==> flow/design.v <==
module FDIVIDER(
    input  logic ACLK,
    input  logic RESTN,
    output logic SCLK,
    output logic TICK    
);
logic [3:0]count;
assign TICK = (count == 4'd4) && !SCLK;
always_ff@(posedge ACLK)begin
    if(!RESTN)begin
        count <= 0;
        SCLK <= 0;
    end else begin
        if(count == 4'd4)begin
            count <= 0;
            SCLK <= ~SCLK;
        end else begin
            count <= count +1;
        end
    end
end
endmodule
module FIFO_MANAGER(
    input logic Tx_full,
    input logic SS_full,
    input logic Tx_empty,
    input logic SS_empty,
    output logic FREADY_full,
    output logic FREADY_empty
);
always_comb begin : Full_empty_block
    if(Tx_full | SS_full)begin
        FREADY_full = 0;
    end else begin
        FREADY_full = 1;
    end
    if(Tx_empty | SS_empty) begin
        FREADY_empty = 0;
    end else begin
        FREADY_empty = 1;
    end
end
endmodule
module Async_Tx_FIFO #(
    parameter DATA_WIDTH = 32,
    parameter ADDR_WIDTH = 4  
)(
    input  logic [DATA_WIDTH-1:0] data_in,
    input  logic wr_en,
    input  logic rd_en,
    input  logic ACLK,    
    input  logic SCLK,    
    input  logic rst_n,
    output logic [DATA_WIDTH-1:0] data_out,
    output logic empty,
    output logic full
);
    logic [DATA_WIDTH-1:0] mem [0:(1<<ADDR_WIDTH)-1];
    logic [ADDR_WIDTH:0] wr_ptr_bin, rd_ptr_bin;
    logic [ADDR_WIDTH:0] wr_ptr_gry, rd_ptr_gry;
    logic [ADDR_WIDTH:0] wr_ptr_sync1, wr_ptr_sync2;
    logic [ADDR_WIDTH:0] rd_ptr_sync1, rd_ptr_sync2;
    always_ff @(posedge ACLK) begin
        if (!rst_n) begin
            wr_ptr_bin <= 0;
            wr_ptr_gry <= 0;
        end else if (wr_en && !full) begin
            wr_ptr_bin <= wr_ptr_bin + 1;
            wr_ptr_gry <= ((wr_ptr_bin + 1) >> 1) ^ (wr_ptr_bin + 1);
        end
    end
    always_ff @(posedge ACLK) begin
        if (rst_n && wr_en && !full)
            mem[wr_ptr_bin[ADDR_WIDTH-1:0]] <= data_in;
    end
    always_ff @(posedge ACLK) begin
        if (!rst_n) begin
            rd_ptr_bin <= 0;
            rd_ptr_gry <= 0;
            data_out   <= 0;
        end else if (SCLK && rd_en && !empty) begin
            rd_ptr_bin <= rd_ptr_bin + 1;
            rd_ptr_gry <= ((rd_ptr_bin + 1) >> 1) ^ (rd_ptr_bin + 1);
            data_out   <= mem[rd_ptr_bin[ADDR_WIDTH-1:0]];
        end
    end
    always_ff @(posedge ACLK) begin
        if (!rst_n) begin
            wr_ptr_sync1 <= 0;
            wr_ptr_sync2 <= 0;
        end else if (SCLK) begin
            wr_ptr_sync1 <= wr_ptr_gry;
            wr_ptr_sync2 <= wr_ptr_sync1;
        end
    end
    always_ff @(posedge ACLK) begin
        if (!rst_n) begin
            rd_ptr_sync1 <= 0;
            rd_ptr_sync2 <= 0;
        end else begin
            rd_ptr_sync1 <= rd_ptr_gry;
            rd_ptr_sync2 <= rd_ptr_sync1;
        end
    end
    assign empty = (wr_ptr_sync2 == rd_ptr_gry);
    assign full  = (wr_ptr_gry == {~rd_ptr_sync2[ADDR_WIDTH:ADDR_WIDTH-1], rd_ptr_sync2[ADDR_WIDTH-2:0]});
endmodule
module Async_SS_FIFO #(
    parameter DATA_WIDTH = 32,
    parameter ADDR_WIDTH = 4  
)(
    input  logic [DATA_WIDTH-1:0] data_in,
    input  logic wr_en,
    input  logic rd_en,
    input  logic ACLK,    
    input  logic SCLK,    
    input  logic rst_n,
    output logic [DATA_WIDTH-1:0] data_out,
    output logic empty,
    output logic full
);
    logic [DATA_WIDTH-1:0] mem [0:(1<<ADDR_WIDTH)-1];
    logic [ADDR_WIDTH:0] wr_ptr_bin, rd_ptr_bin;
    logic [ADDR_WIDTH:0] wr_ptr_gry, rd_ptr_gry;
    logic [ADDR_WIDTH:0] wr_ptr_sync1, wr_ptr_sync2;
    logic [ADDR_WIDTH:0] rd_ptr_sync1, rd_ptr_sync2;
    always_ff @(posedge ACLK) begin
        if (!rst_n) begin
            wr_ptr_bin <= 0;
            wr_ptr_gry <= 0;
        end else if (wr_en && !full) begin
            wr_ptr_bin <= wr_ptr_bin + 1;
            wr_ptr_gry <= ((wr_ptr_bin + 1) >> 1) ^ (wr_ptr_bin + 1);
        end
    end
    always_ff @(posedge ACLK) begin
        if (rst_n && wr_en && !full)
            mem[wr_ptr_bin[ADDR_WIDTH-1:0]] <= data_in;
    end
    always_ff @(posedge ACLK) begin
        if (!rst_n) begin
            rd_ptr_bin <= 0;
            rd_ptr_gry <= 0;
            data_out   <= 0;
        end else if (SCLK && rd_en && !empty) begin
            rd_ptr_bin <= rd_ptr_bin + 1;
            rd_ptr_gry <= ((rd_ptr_bin + 1) >> 1) ^ (rd_ptr_bin + 1);
            data_out   <= mem[rd_ptr_bin[ADDR_WIDTH-1:0]];
        end
    end
    always_ff @(posedge ACLK) begin
        if (!rst_n) begin
            wr_ptr_sync1 <= 0;
            wr_ptr_sync2 <= 0;
        end else if (SCLK) begin
            wr_ptr_sync1 <= wr_ptr_gry;
            wr_ptr_sync2 <= wr_ptr_sync1;
        end
    end
    always_ff @(posedge ACLK) begin
        if (!rst_n) begin
            rd_ptr_sync1 <= 0;
            rd_ptr_sync2 <= 0;
        end else begin
            rd_ptr_sync1 <= rd_ptr_gry;
            rd_ptr_sync2 <= rd_ptr_sync1;
        end
    end
    assign empty = (wr_ptr_sync2 == rd_ptr_gry);
    assign full  = (wr_ptr_gry == {~rd_ptr_sync2[ADDR_WIDTH:ADDR_WIDTH-1], rd_ptr_sync2[ADDR_WIDTH-2:0]});
endmodule
module AXI_SLAVE(
    input logic ACLK,
    input logic ARESETN,
    input logic [31:0]AWADDR,
    input logic AWVALID,
    output logic AWREADY,
    input logic [31:0]WDATA,
    input logic WVALID,
    output logic WREADY,
    output logic[1:0]BRESP,
    output logic BVALID,
    input logic BREADY,
    input logic FREADY_full,
    output logic wr_en,
    output logic[31:0]Tx_data_out,
    output logic[31:0]SS_data_out
);
 localparam logic [31:0] Tx_address = 32'h0;
 localparam logic [31:0] SS_address = 32'h2;
 typedef enum logic[1:0]{
    IDEAL,
    DECODE,
    EXECUTE
 } state_t;
typedef enum logic{
    START,
    OK
}phase_t;
logic ready;
logic [31:0]data_buffer_1;
logic [31:0]addr_buffr;
state_t state;
phase_t phase;
logic AWalrt;
logic Walrt;
always_ff@(posedge ACLK)begin : AXI_SLAVE
    if(!ARESETN)begin
        wr_en <= 0;
        state <= IDEAL;
        BRESP <= 2'b00;
        BVALID <= 0;
        Tx_data_out <= 0;
        SS_data_out <= 0;
    end else begin
        wr_en <= 0;
        case(state)
            IDEAL: begin
                BRESP <= 2'b00;
                if(ready) begin
                    state <= DECODE;
                end
            end
            DECODE:begin
                BRESP <= 2'b00;
                case(addr_buffr)
                    Tx_address: begin
                        Tx_data_out <= data_buffer_1;
                        BRESP <= 2'b00;
                    end
                    SS_address: begin
                        SS_data_out <= data_buffer_1;
                        BRESP <= 2'b00;
                    end
                    default: begin
                        BRESP <= 2'b10;
                    end
                endcase
                if(BVALID & BREADY) begin
                    BVALID <= 0;
                    state <= EXECUTE;
                end else begin
                    BVALID <= 1;
                end
            end
            EXECUTE:begin
                BVALID <= 0;
                wr_en <= (addr_buffr == Tx_address);  
                state <= IDEAL;
                BRESP <= 2'b00;
            end
            default: state <= IDEAL;
        endcase
    end
end
always_ff@(posedge ACLK)begin : handshake_block
    if(!ARESETN)begin
        phase <= START;
        ready <= 0;
        AWalrt <= 0;
        Walrt <= 0;
    end else begin
        case(phase)
            START:begin
                if(AWVALID & AWREADY) begin
                    AWalrt <= 1;  
                    addr_buffr <= AWADDR;
                 end
                if(WVALID & WREADY)begin
                    Walrt <= 1;     
                    data_buffer_1 <= WDATA;
                end
                if(AWalrt & Walrt) begin    
                ready <= 1; 
                phase <= OK;
                end
            end
            OK:begin
                ready <= 0;
                AWalrt <= 0;
                Walrt <= 0;
                if(BVALID & BREADY) begin  
                    phase <= START; 
                end
            end
        endcase
    end
end
always_comb begin : ready_block
    if(FREADY_full && (phase == START) && (state == IDEAL) && !wr_en)begin
        AWREADY = !AWalrt;
        WREADY = !Walrt;
    end else begin
        AWREADY = 0;
        WREADY = 0;
    end
end
endmodule
module DATA_BUFFER(
    input logic[31:0] din_1,
    input logic[31:0]din_2,
    input logic go,
    input logic ACLK,
    input logic SCLK,
    input logic ARESETN,
    input logic SRESP,
    output logic DREADY,
    output logic [33:0]dout
);
typedef enum logic[2:0]{
    IDEAL,
    WAIT_FIFO,
    FETCH,
    CONCATENATE,
    VALIDATE
} state_t;
logic [31:0] SS_buffer_1;
logic [1:0] SS_buffer_2;
state_t state;
always_ff@(posedge ACLK) begin : data_fetch_block
    if(!ARESETN)begin
        state <= IDEAL;
        DREADY <= 0;
    end else if(SCLK) begin
        case(state)
            IDEAL:begin
                DREADY <= 0;
                if(go) begin
                    state <= WAIT_FIFO;
                end
            end
            WAIT_FIFO: begin
                state <= FETCH;
            end
            FETCH:begin
                SS_buffer_1 <= din_1;
                SS_buffer_2 <= din_2[1:0];
                state <= CONCATENATE;
            end
            CONCATENATE:begin
                dout <= {SS_buffer_2,SS_buffer_1};
                state <= VALIDATE;
                DREADY <= 1;
            end
            VALIDATE:begin
                if(DREADY & SRESP)begin
                    state <= IDEAL;
                end
            end
            default: state <= IDEAL;
        endcase
    end
end
endmodule
module SPI_MASTER(
    input logic ACLK,
    input logic FSCLK,
    input logic FTICK,
    input logic ARESETN,
    input logic FREADY_empty,
    input logic DREADY,
    input logic [33:0] din,
    output logic go,
    output logic SRESP,
    output logic rd_en,
    output logic[1:0]SS,
    output logic MOSI,
    output logic SCLK,
    input logic MISO
);
typedef enum logic[2:0]{
    IDEAL,
    WAIT_FIFO,
    FETCH,
    START,
    DONE,
    VALIDATE
} state_t;
logic [5:0]count;
logic [31:0] data_buffer_3;
logic [1:0] data_buffer_4;
state_t state;
assign SCLK = (state == START && count != 6'd0) ? FSCLK : 0;
always_ff@(posedge ACLK) begin : main_FSM_block
    if(!ARESETN)begin
        state <= IDEAL;
        count <= 0;
        rd_en <= 0;
        go <= 0;
        SRESP <= 0;
        SS <= 0;
        MOSI <= 0;
    end else if(FTICK) begin
        case(state)
            IDEAL:begin
                go <= 0;
                if(FREADY_empty)begin
                    go <= 1;
                    rd_en <= 1;
                    state <= WAIT_FIFO;
                    count <= 0;
                end
            end
            WAIT_FIFO:begin
                rd_en <= 0;
                go <= 0;
                state <=FETCH;
            end
            FETCH:begin
                if(DREADY) begin
                    data_buffer_3 <= din[31:0];
                    data_buffer_4 <= din[33:32];
                    SS <= din[33:32];
                    state <= START;
                end
            end
            START:begin
                if(count == 6'd32) begin
                    state <= DONE;
                end else begin
                    if(DREADY) begin
                        MOSI <= data_buffer_3[31];
                        data_buffer_3 <= {data_buffer_3[30:0],1'b0};
                        count <= count +1;
                    end
                end
            end
            DONE: begin
                SRESP <= 1;
                state <= VALIDATE;
            end
            VALIDATE:begin
                SRESP <= 0;
                state <= IDEAL;
            end
            default: state <= IDEAL;
        endcase
    end
end
endmodule
module Module_Wrapper (
    input logic ACLK,
    input logic ARESETN,
    input  logic [31:0] AWADDR,
    input  logic AWVALID,
    output logic AWREADY,
    input  logic [31:0] WDATA,
    input  logic WVALID,
    output logic WREADY,
    output logic [1:0] BRESP,
    output logic BVALID,
    input  logic BREADY,
    output logic [1:0] SS,
    output logic MOSI,
    output logic SCLK,
    input  logic MISO
);
    logic sclk_int, sclk_tick;
    logic fready_full, fready_empty;
    logic wr_en, rd_en;
    logic [31:0] tx_data_bus, ss_data_bus;
    logic [31:0] fifo_tx_out, fifo_ss_out;
    logic [33:0] data_to_master;
    logic go, dready, sresp;
    logic tx_full, tx_empty, ss_full, ss_empty;
    FDIVIDER fdiv_inst (
        .ACLK(ACLK),
        .RESTN(ARESETN),
        .SCLK(sclk_int),
        .TICK(sclk_tick)
    );
    AXI_SLAVE axi_inst (
        .ACLK(ACLK),
        .ARESETN(ARESETN),
        .AWADDR(AWADDR), .AWVALID(AWVALID), .AWREADY(AWREADY),
        .WDATA(WDATA), .WVALID(WVALID), .WREADY(WREADY),
        .BRESP(BRESP), .BVALID(BVALID), .BREADY(BREADY),
        .FREADY_full(fready_full),
        .wr_en(wr_en),
        .Tx_data_out(tx_data_bus),
        .SS_data_out(ss_data_bus)
    );
    Async_Tx_FIFO tx_fifo_inst (
        .ACLK(ACLK),
        .SCLK(sclk_tick),
        .rst_n(ARESETN),
        .data_in(tx_data_bus),
        .wr_en(wr_en),
        .rd_en(rd_en),
        .data_out(fifo_tx_out),
        .full(tx_full),
        .empty(tx_empty)
    );
    Async_SS_FIFO ss_fifo_inst (
        .ACLK(ACLK),
        .SCLK(sclk_tick),
        .rst_n(ARESETN),
        .data_in(ss_data_bus),
        .wr_en(wr_en),
        .rd_en(rd_en),
        .data_out(fifo_ss_out),
        .full(ss_full),
        .empty(ss_empty)
    );
    FIFO_MANAGER fifo_mgmt_inst (
        .Tx_full(tx_full), .SS_full(ss_full),
        .Tx_empty(tx_empty), .SS_empty(ss_empty),
        .FREADY_full(fready_full), .FREADY_empty(fready_empty)
    );
    DATA_BUFFER dbuff_inst (
        .din_1(fifo_tx_out), .din_2(fifo_ss_out),
        .go(go), .ACLK(ACLK), .SCLK(sclk_tick), .ARESETN(ARESETN),
        .SRESP(sresp), .DREADY(dready),
        .dout(data_to_master)
    );
    SPI_MASTER master_inst (
        .ACLK(ACLK), .FSCLK(sclk_int), .FTICK(sclk_tick), .ARESETN(ARESETN),
        .FREADY_empty(fready_empty),
        .DREADY(dready), .din(data_to_master),
        .go(go), .SRESP(sresp), .rd_en(rd_en),
        .SS(SS), .MOSI(MOSI), .SCLK(SCLK), .MISO(MISO)
    );
endmodule
--- tool output ---
## Step by step through the tools: Module_Wrapper

Module Module_Wrapper before and after one edit of its RTL, step after step.
"unedited" refers to lines of the RTL above, "edited" to lines of the edited file.
"difference" is "edited" less "unedited", of the values as shown; "rel. change" is that difference over "unedited", in percent.
Operators carry their Yosys type and port widths (W data, S select, Z words).
Cell names lack the library's common part.
A cell with -- has no value.

- Top module: Module_Wrapper
- Clock input: ACLK
- Cell library: sky130hd
- Library corner: tt_025C_1v80

## Edit of the RTL

The edit as a unified diff against the file above.
A script made this edit. It changes what the design does and was not meant as an optimisation.

```diff
@@ -426,8 +426,4 @@
                 end
             end
-            DONE: begin
-                SRESP <= 1;
-                state <= VALIDATE;
-            end
             VALIDATE:begin
                 SRESP <= 0;
```

## Word-level counts

Counts by Yosys on the flattened word-level netlist (proc, flatten, opt, wreduce; memories kept). Register bits leave out memories and registers merged into their read ports (data or address). Print and check cells are left out.
Yosys's memory passes give these memory sizes; they may raise the number of words (mostly to a power of two), join words into wider ones and drop unused or constant bits.

Cells by class:

| element | unedited | edited | difference | rel. change (%) |
|---|---|---|---|---|
| multiplexer cells | 46 | 44 | -2 | -4.35 |
| bitwise logic cells | 17 | 17 | 0 | 0.00 |
| equal/unequal tests | 30 | 27 | -3 | -10.00 |
| reduce/logical cells | 56 | 54 | -2 | -3.57 |
| add/subtract/negate cells | 6 | 6 | 0 | 0.00 |

Operators with widths:

| cell | unedited | edited | difference | rel. change (%) |
|---|---|---|---|---|
| $eq A3 B3 Y1 const B | 3 | 1 | -2 | -66.67 |
| $pmux W1 S2 | 9 | 8 | -1 | -11.11 |
| $ne A2 B1 Y1 const B | 8 | 7 | -1 | -12.50 |
| $reduce_and A2 Y1 | 7 | 6 | -1 | -14.29 |
| $reduce_bool A2 Y1 | 7 | 6 | -1 | -14.29 |
| $and A1 B1 Y1 | 5 | 4 | -1 | -20.00 |
| $mux W3 | 5 | 4 | -1 | -20.00 |
| $not A1 Y1 | 4 | 5 | +1 | +25.00 |
| $pmux W3 S5 | 2 | 1 | -1 | -50.00 |
| $pmux W3 S4 | 0 | 1 | +1 | -- |

Operator kinds equal on both sides are left out: 34.

Storage and ports:

| element | unedited | edited | difference | rel. change (%) |
|---|---|---|---|---|
| memories kept | 2 | 2 | 0 | 0.00 |
| elaborated cells | 200 | 192 | -8 | -4.00 |
| clocked read ports x word width | 64 | 64 | 0 | 0.00 |
| flip-flop bits (word level) | 342 | 341 | -1 | -0.29 |
| RAM bits | 1,024 | 1,024 | 0 | 0.00 |

Memory list:

| element | unedited | edited |
|---|---|---|
| words x width with read and write ports | ss_fifo_inst.mem 16x32 r1 w1; tx_fifo_inst.mem 16x32 r1 w1 | ss_fifo_inst.mem 16x32 r1 w1; tx_fifo_inst.mem 16x32 r1 w1 |

## Logic depth

Longest topological path by Yosys (ltp), each cell counted once; first at word level (registers and memories cut), then after technology mapping (sequential cells cut; the memories' decode and read muxes count).

Logic depth:

| element | unedited | edited | difference | rel. change (%) |
|---|---|---|---|---|
| depth in word-level cells | 11 | 11 | 0 | 0.00 |
| ABC_AREA | 0 | 0 | -- | -- |
| gate-level depth with buffers | 10 | 8 | -2 | -20.00 |

## Mapped cells and area

The flow's flattened synthesis, as Yosys stat reports it; memories are mapped. The netlist is that of the ABC_AREA named above (0 if unset); the other value can give another one.

Mapped netlist:

| element | unedited | edited | difference | rel. change (%) |
|---|---|---|---|---|
| mapped area (µm²) | 33,857.5 | 33,746.1 | -111.4 | -0.33 |
| flip-flops | 895 | 892 | -3 | -0.34 |
| standard cells after synthesis | 1,913 | 1,921 | +8 | +0.42 |

Cells by type:

| cell type | unedited | edited | difference | rel. change (%) |
|---|---|---|---|---|
| a21oi_1 | 9 | 80 | +71 | +788.89 |
| nor2_1 | 28 | 78 | +50 | +178.57 |
| a211oi_1 | 2 | 38 | +36 | +1,800.00 |
| a21boi_0 | 39 | 4 | -35 | -89.74 |
| o21ai_0 | 45 | 12 | -33 | -73.33 |
| a22oi_1 | 35 | 3 | -32 | -91.43 |
| nor2b_1 | 66 | 35 | -31 | -46.97 |
| nor2_2 | 0 | 31 | +31 | -- |
| nand2_1 | 128 | 105 | -23 | -17.97 |
| buf_1 | 20 | 9 | -11 | -55.00 |
| and2_1 | 34 | 24 | -10 | -29.41 |
| nand3_1 | 30 | 20 | -10 | -33.33 |
| inv_1 | 12 | 20 | +8 | +66.67 |
| nand2b_1 | 12 | 4 | -8 | -66.67 |
| xor2_1 | 11 | 19 | +8 | +72.73 |
| o21ai_1 | 8 | 1 | -7 | -87.50 |
| or4_1 | 1 | 8 | +7 | +700.00 |
| clkbuf_1 | 56 | 62 | +6 | +10.71 |

Cell types equal on both sides are left out: 14.
The list need not be complete.
By module: a second synthesis without flattening, with its own total; a netlist apart from the flattened one above.

Second synthesis, totals:

| element | unedited | edited | difference | rel. change (%) |
|---|---|---|---|---|
| cells (unflattened synthesis) | 3,087 | 3,083 | -4 | -0.13 |
| area (unflattened synthesis) (µm²) | 54,778.8 | 54,731.2 | -47.6 | -0.09 |

Rows give one instance, submodules left out.

By module, unedited:

| module | sequential area (µm²) | area (µm²) | times used | cells |
|---|---|---|---|---|
| Async_SS_FIFO | 16,816.1 | 22,579.2 | 1 | 1,218 |
| Async_Tx_FIFO | 16,816.1 | 22,579.2 | 1 | 1,218 |
| AXI_SLAVE | 3,403.3 | 4,852.2 | 1 | 363 |
| DATA_BUFFER | 2,162.1 | 2,299.7 | 1 | 92 |
| SPI_MASTER | 1,321.3 | 2,223.4 | 1 | 170 |
| FDIVIDER | 100.1 | 237.7 | 1 | 24 |
| FIFO_MANAGER | 0.0 | 7.5 | 1 | 2 |
| Module_Wrapper | 0.0 | 0.0 | 1 | 0 |

By module, edited:

| module | sequential area (µm²) | area (µm²) | times used | cells |
|---|---|---|---|---|
| Async_SS_FIFO | 16,816.1 | 22,579.2 | 1 | 1,218 |
| Async_Tx_FIFO | 16,816.1 | 22,579.2 | 1 | 1,218 |
| AXI_SLAVE | 3,403.3 | 4,852.2 | 1 | 363 |
| DATA_BUFFER | 2,162.1 | 2,299.7 | 1 | 92 |
| SPI_MASTER | 1,281.2 | 2,175.8 | 1 | 166 |
| FDIVIDER | 100.1 | 237.7 | 1 | 24 |
| FIFO_MANAGER | 0.0 | 7.5 | 1 | 2 |
| Module_Wrapper | 0.0 | 0.0 | 1 | 0 |

## Worst setup path after synthesis

Path of least setup slack by OpenSTA after synthesis, without wires, with an ideal clock, recovery checks aside; 20% of the period is set as input and as output delay. Where synthesis merged equal registers, the netlist keeps one of their names.

Path post-synthesis:

| element | unedited | edited | difference | rel. change (%) |
|---|---|---|---|---|
| kind | input-to-reg | input-to-reg | -- | -- |
| start | input port ARESETN | input port ARESETN | -- | -- |
| end | memory tx_fifo_inst.mem[3][0] | memory tx_fifo_inst.mem[1][0] | -- | -- |
| external input delay (ns) | 1.400 | 1.400 | 0.000 | 0.00 |
| setup slack (ns) | 1.293 | 1.335 | +0.042 | -- |
| setup time (ns) | 0.501 | 0.501 | 0.000 | -- |
| driving pins on the path | 4 | 4 | 0 | 0.00 |
| arrival time (ns) | 5.206 | 5.164 | -0.042 | -0.81 |
| delay of the path (ns) | 4.307 | 4.265 | -0.042 | -0.98 |
| data required time (ns) | 6.499 | 6.499 | 0.000 | 0.00 |
| buffers on the path | 2 | 2 | 0 | 0.00 |
| launch time at the first pin (ns) | 1.400 | 1.400 | 0.000 | 0.00 |
| period (ns) | 7.0 | 7.0 | 0.0 | 0.00 |
| period reached after synthesis (ns) | 5.707 | 5.665 | -0.042 | -0.74 |

"delay of the path" is the arrival time less input delay plus setup time.
"driving pins on the path": output pins that drive a net of the path, with the launching flip-flop's if there is one; two outputs of one cell count as two.
"period reached after synthesis" is the clock period less the worst setup slack; recovery checks do not enter. This is arithmetic on one report: input and output delays are still those of the set period (20% each).
The rows between start and end are the longest chain of elaborated cells between them; the timing report does not say that the signal goes this way. Where chains are equally long, one stands for them.
Each line given opens the expression or statement behind the cell; cells for indexed reads and writes are added by Yosys, which also makes memories of some case tables.
unedited: The path ends at the enable pin of a flip-flop; only ways to that pin are counted.

Between the ends, post-synthesis, unedited:
- Cell sequence: clkbuf_1 clkbuf_1 nand2_1 nor4_1
- Cells in the longest elaborated chain: 3

RTL lines, path post-synthesis, unedited:

| element | line | source |
|---|---|---|
| start: declaration | 443 | `input logic ARESETN,` |
| $logic_and A1 B1 Y1 x2 | 73 | `if (rst_n && wr_en && !full)` |
| $mux W4 | 73 |  |
| end: declaration | 58 | `logic [DATA_WIDTH-1:0] mem [0:(1<<ADDR_WIDTH)-1];` |

edited: The path ends at the enable pin of a flip-flop; only ways to that pin are counted.

Between the ends, post-synthesis, edited:
- Cell sequence: clkbuf_1 clkbuf_1 nand2_1 nor4_1
- Cells in the longest elaborated chain: 3

RTL lines, path post-synthesis, edited:

| element | line | source |
|---|---|---|
| start: declaration | 439 | `input logic ARESETN,` |
| $logic_and A1 B1 Y1 x2 | 73 | `if (rst_n && wr_en && !full)` |
| $mux W4 | 73 |  |
| end: declaration | 58 | `logic [DATA_WIDTH-1:0] mem [0:(1<<ADDR_WIDTH)-1];` |

## Worst path after layout

From the final timing report of the runs of pair 1: the path of least setup slack in the routed layout; clock arrival at registers is part of the times.

Path post-layout:

| element | unedited | edited | difference | rel. change (%) |
|---|---|---|---|---|
| kind | reg-to-output | reg-to-output | -- | -- |
| start | register master_inst.count[0] | register master_inst.count[0] | -- | -- |
| end | output port SCLK | output port SCLK | -- | -- |
| period (ns) | 7.0 | 7.0 | 0.0 | 0.00 |
| driving pins on the path | 6 | 6 | 0 | 0.00 |
| buffers on the path | 1 | 1 | 0 | 0.00 |
| arrival time (ns) | 2.44 | 2.43 | -0.01 | -0.41 |
| data required time (ns) | 5.60 | 5.60 | 0.00 | 0.00 |
| setup slack (ns) | 3.16 | 3.17 | +0.01 | -- |
| launch time at the first pin (ns) | 0.63 | 0.62 | -0.01 | -1.59 |

The rows between start and end are the longest chain of elaborated cells between them; the timing report does not say that the signal goes this way. Where chains are equally long, one stands for them.
At most two assigning lines are given for a register; there are more.

Between the ends, post-layout, unedited:
- Cell sequence: dfxtp_1 inv_1 ha_1 nor4b_2 a21oi_1 clkdlybuf4s50_1
- Cells in the longest elaborated chain: 3

RTL lines, path post-layout, unedited:

| element | line | source |
|---|---|---|
| start: declaration | 379 | `logic [5:0]count;` |
| start: assignment | 387 | `count <= 0;` |
| start: assignment | 424 | `count <= count +1;` |
| $reduce_bool A6 Y1 | 383 | `assign SCLK = (state == START && count != 6'd0) ? FSCLK : 0;` |
| $logic_and A1 B1 Y1 | 383 |  |
| $mux W1 | 383 |  |
| end: declaration | 455 | `output logic SCLK,` |

Between the ends, post-layout, edited:
- Cell sequence: dfxtp_1 inv_1 ha_1 nor4b_2 a21oi_1 clkdlybuf4s50_1
- Cells in the longest elaborated chain: 3

RTL lines, path post-layout, edited:

| element | line | source |
|---|---|---|
| start: declaration | 379 | `logic [5:0]count;` |
| start: assignment | 387 | `count <= 0;` |
| start: assignment | 424 | `count <= count +1;` |
| $reduce_bool A6 Y1 | 383 | `assign SCLK = (state == START && count != 6'd0) ? FSCLK : 0;` |
| $logic_and A1 B1 Y1 | 383 |  |
| $mux W1 | 383 |  |
| end: declaration | 451 | `output logic SCLK,` |

## Measured runs

Runs of the flow (Yosys, OpenROAD) on both versions; the two runs of a pair have the same settings. The constraints put input and output delay at 20% of the set period each and load the outputs with 0.01 pF.

Settings, pair 1:
- CORE_UTILIZATION: 40
- period_ns: 7.0
- CAP_MARGIN: 20
- CORE_MARGIN: 2
- SLEW_MARGIN: 20

Results, pair 1:

| element | unedited | edited | difference | rel. change (%) |
|---|---|---|---|---|
| lowest hold slack (ns) | 0.404 | 0.415 | +0.011 | -- |
| total power after layout (W) | 0.010567 | 0.010502 | -0.000065 | -0.62 |
| achieved clock period (ns) | 3.837 | 3.829 | -0.008 | -0.21 |
| summed negative setup slack (ns) | 0.000 | 0.000 | 0.000 | -- |
| utilization (%) | 46.5 | 46.3 | -0.2 | -- |
| die outline area (µm²) | 86,986.7 | 86,703.7 | -283.0 | -0.33 |
| netlist area reported by Yosys (µm²) | 33,857.5 | 33,746.1 | -111.4 | -0.33 |
| std-cell area (final layout) (µm²) | 38,907.3 | 38,702.1 | -205.2 | -0.53 |
| setup slack of the worst path (ns) | 3.163 | 3.171 | +0.008 | -- |

Settings, pair 2:
- CELL_PAD_IN_SITES_GLOBAL_PLACEMENT: 1
- CORE_UTILIZATION: 42
- GPL_ROUTABILITY_DRIVEN: 0
- MIN_ROUTING_LAYER: met2
- PLACE_DENSITY_LB_ADDON: 0.26
- TNS_END_PERCENT: 10
- period_ns: 2.59
- CAP_MARGIN: 20
- CORE_MARGIN: 2
- SLEW_MARGIN: 20

Results, pair 2:

| element | unedited | edited | difference | rel. change (%) |
|---|---|---|---|---|
| lowest hold slack (ns) | 0.266 | 0.255 | -0.011 | -- |
| total power after layout (W) | 0.029524 | 0.029601 | +0.000077 | +0.26 |
| achieved clock period (ns) | 2.486 | 2.422 | -0.064 | -2.57 |
| summed negative setup slack (ns) | 0.000 | 0.000 | 0.000 | -- |
| utilization (%) | 49.8 | 50.3 | +0.5 | -- |
| die outline area (µm²) | 82,900.8 | 82,630.4 | -270.4 | -0.33 |
| netlist area reported by Yosys (µm²) | 33,857.5 | 33,746.1 | -111.4 | -0.33 |
| std-cell area (final layout) (µm²) | 39,883.3 | 39,873.2 | -10.1 | -0.03 |
| setup slack of the worst path (ns) | 0.104 | 0.168 | +0.064 | -- |

By "achieved clock period" is meant the clock period of the run minus its worst setup slack. This is arithmetic on one report: input and output delays are still those of the set period (20% each).
"total power after layout": no workload was simulated; the value follows from the tool's default switching activity.
--- end ---
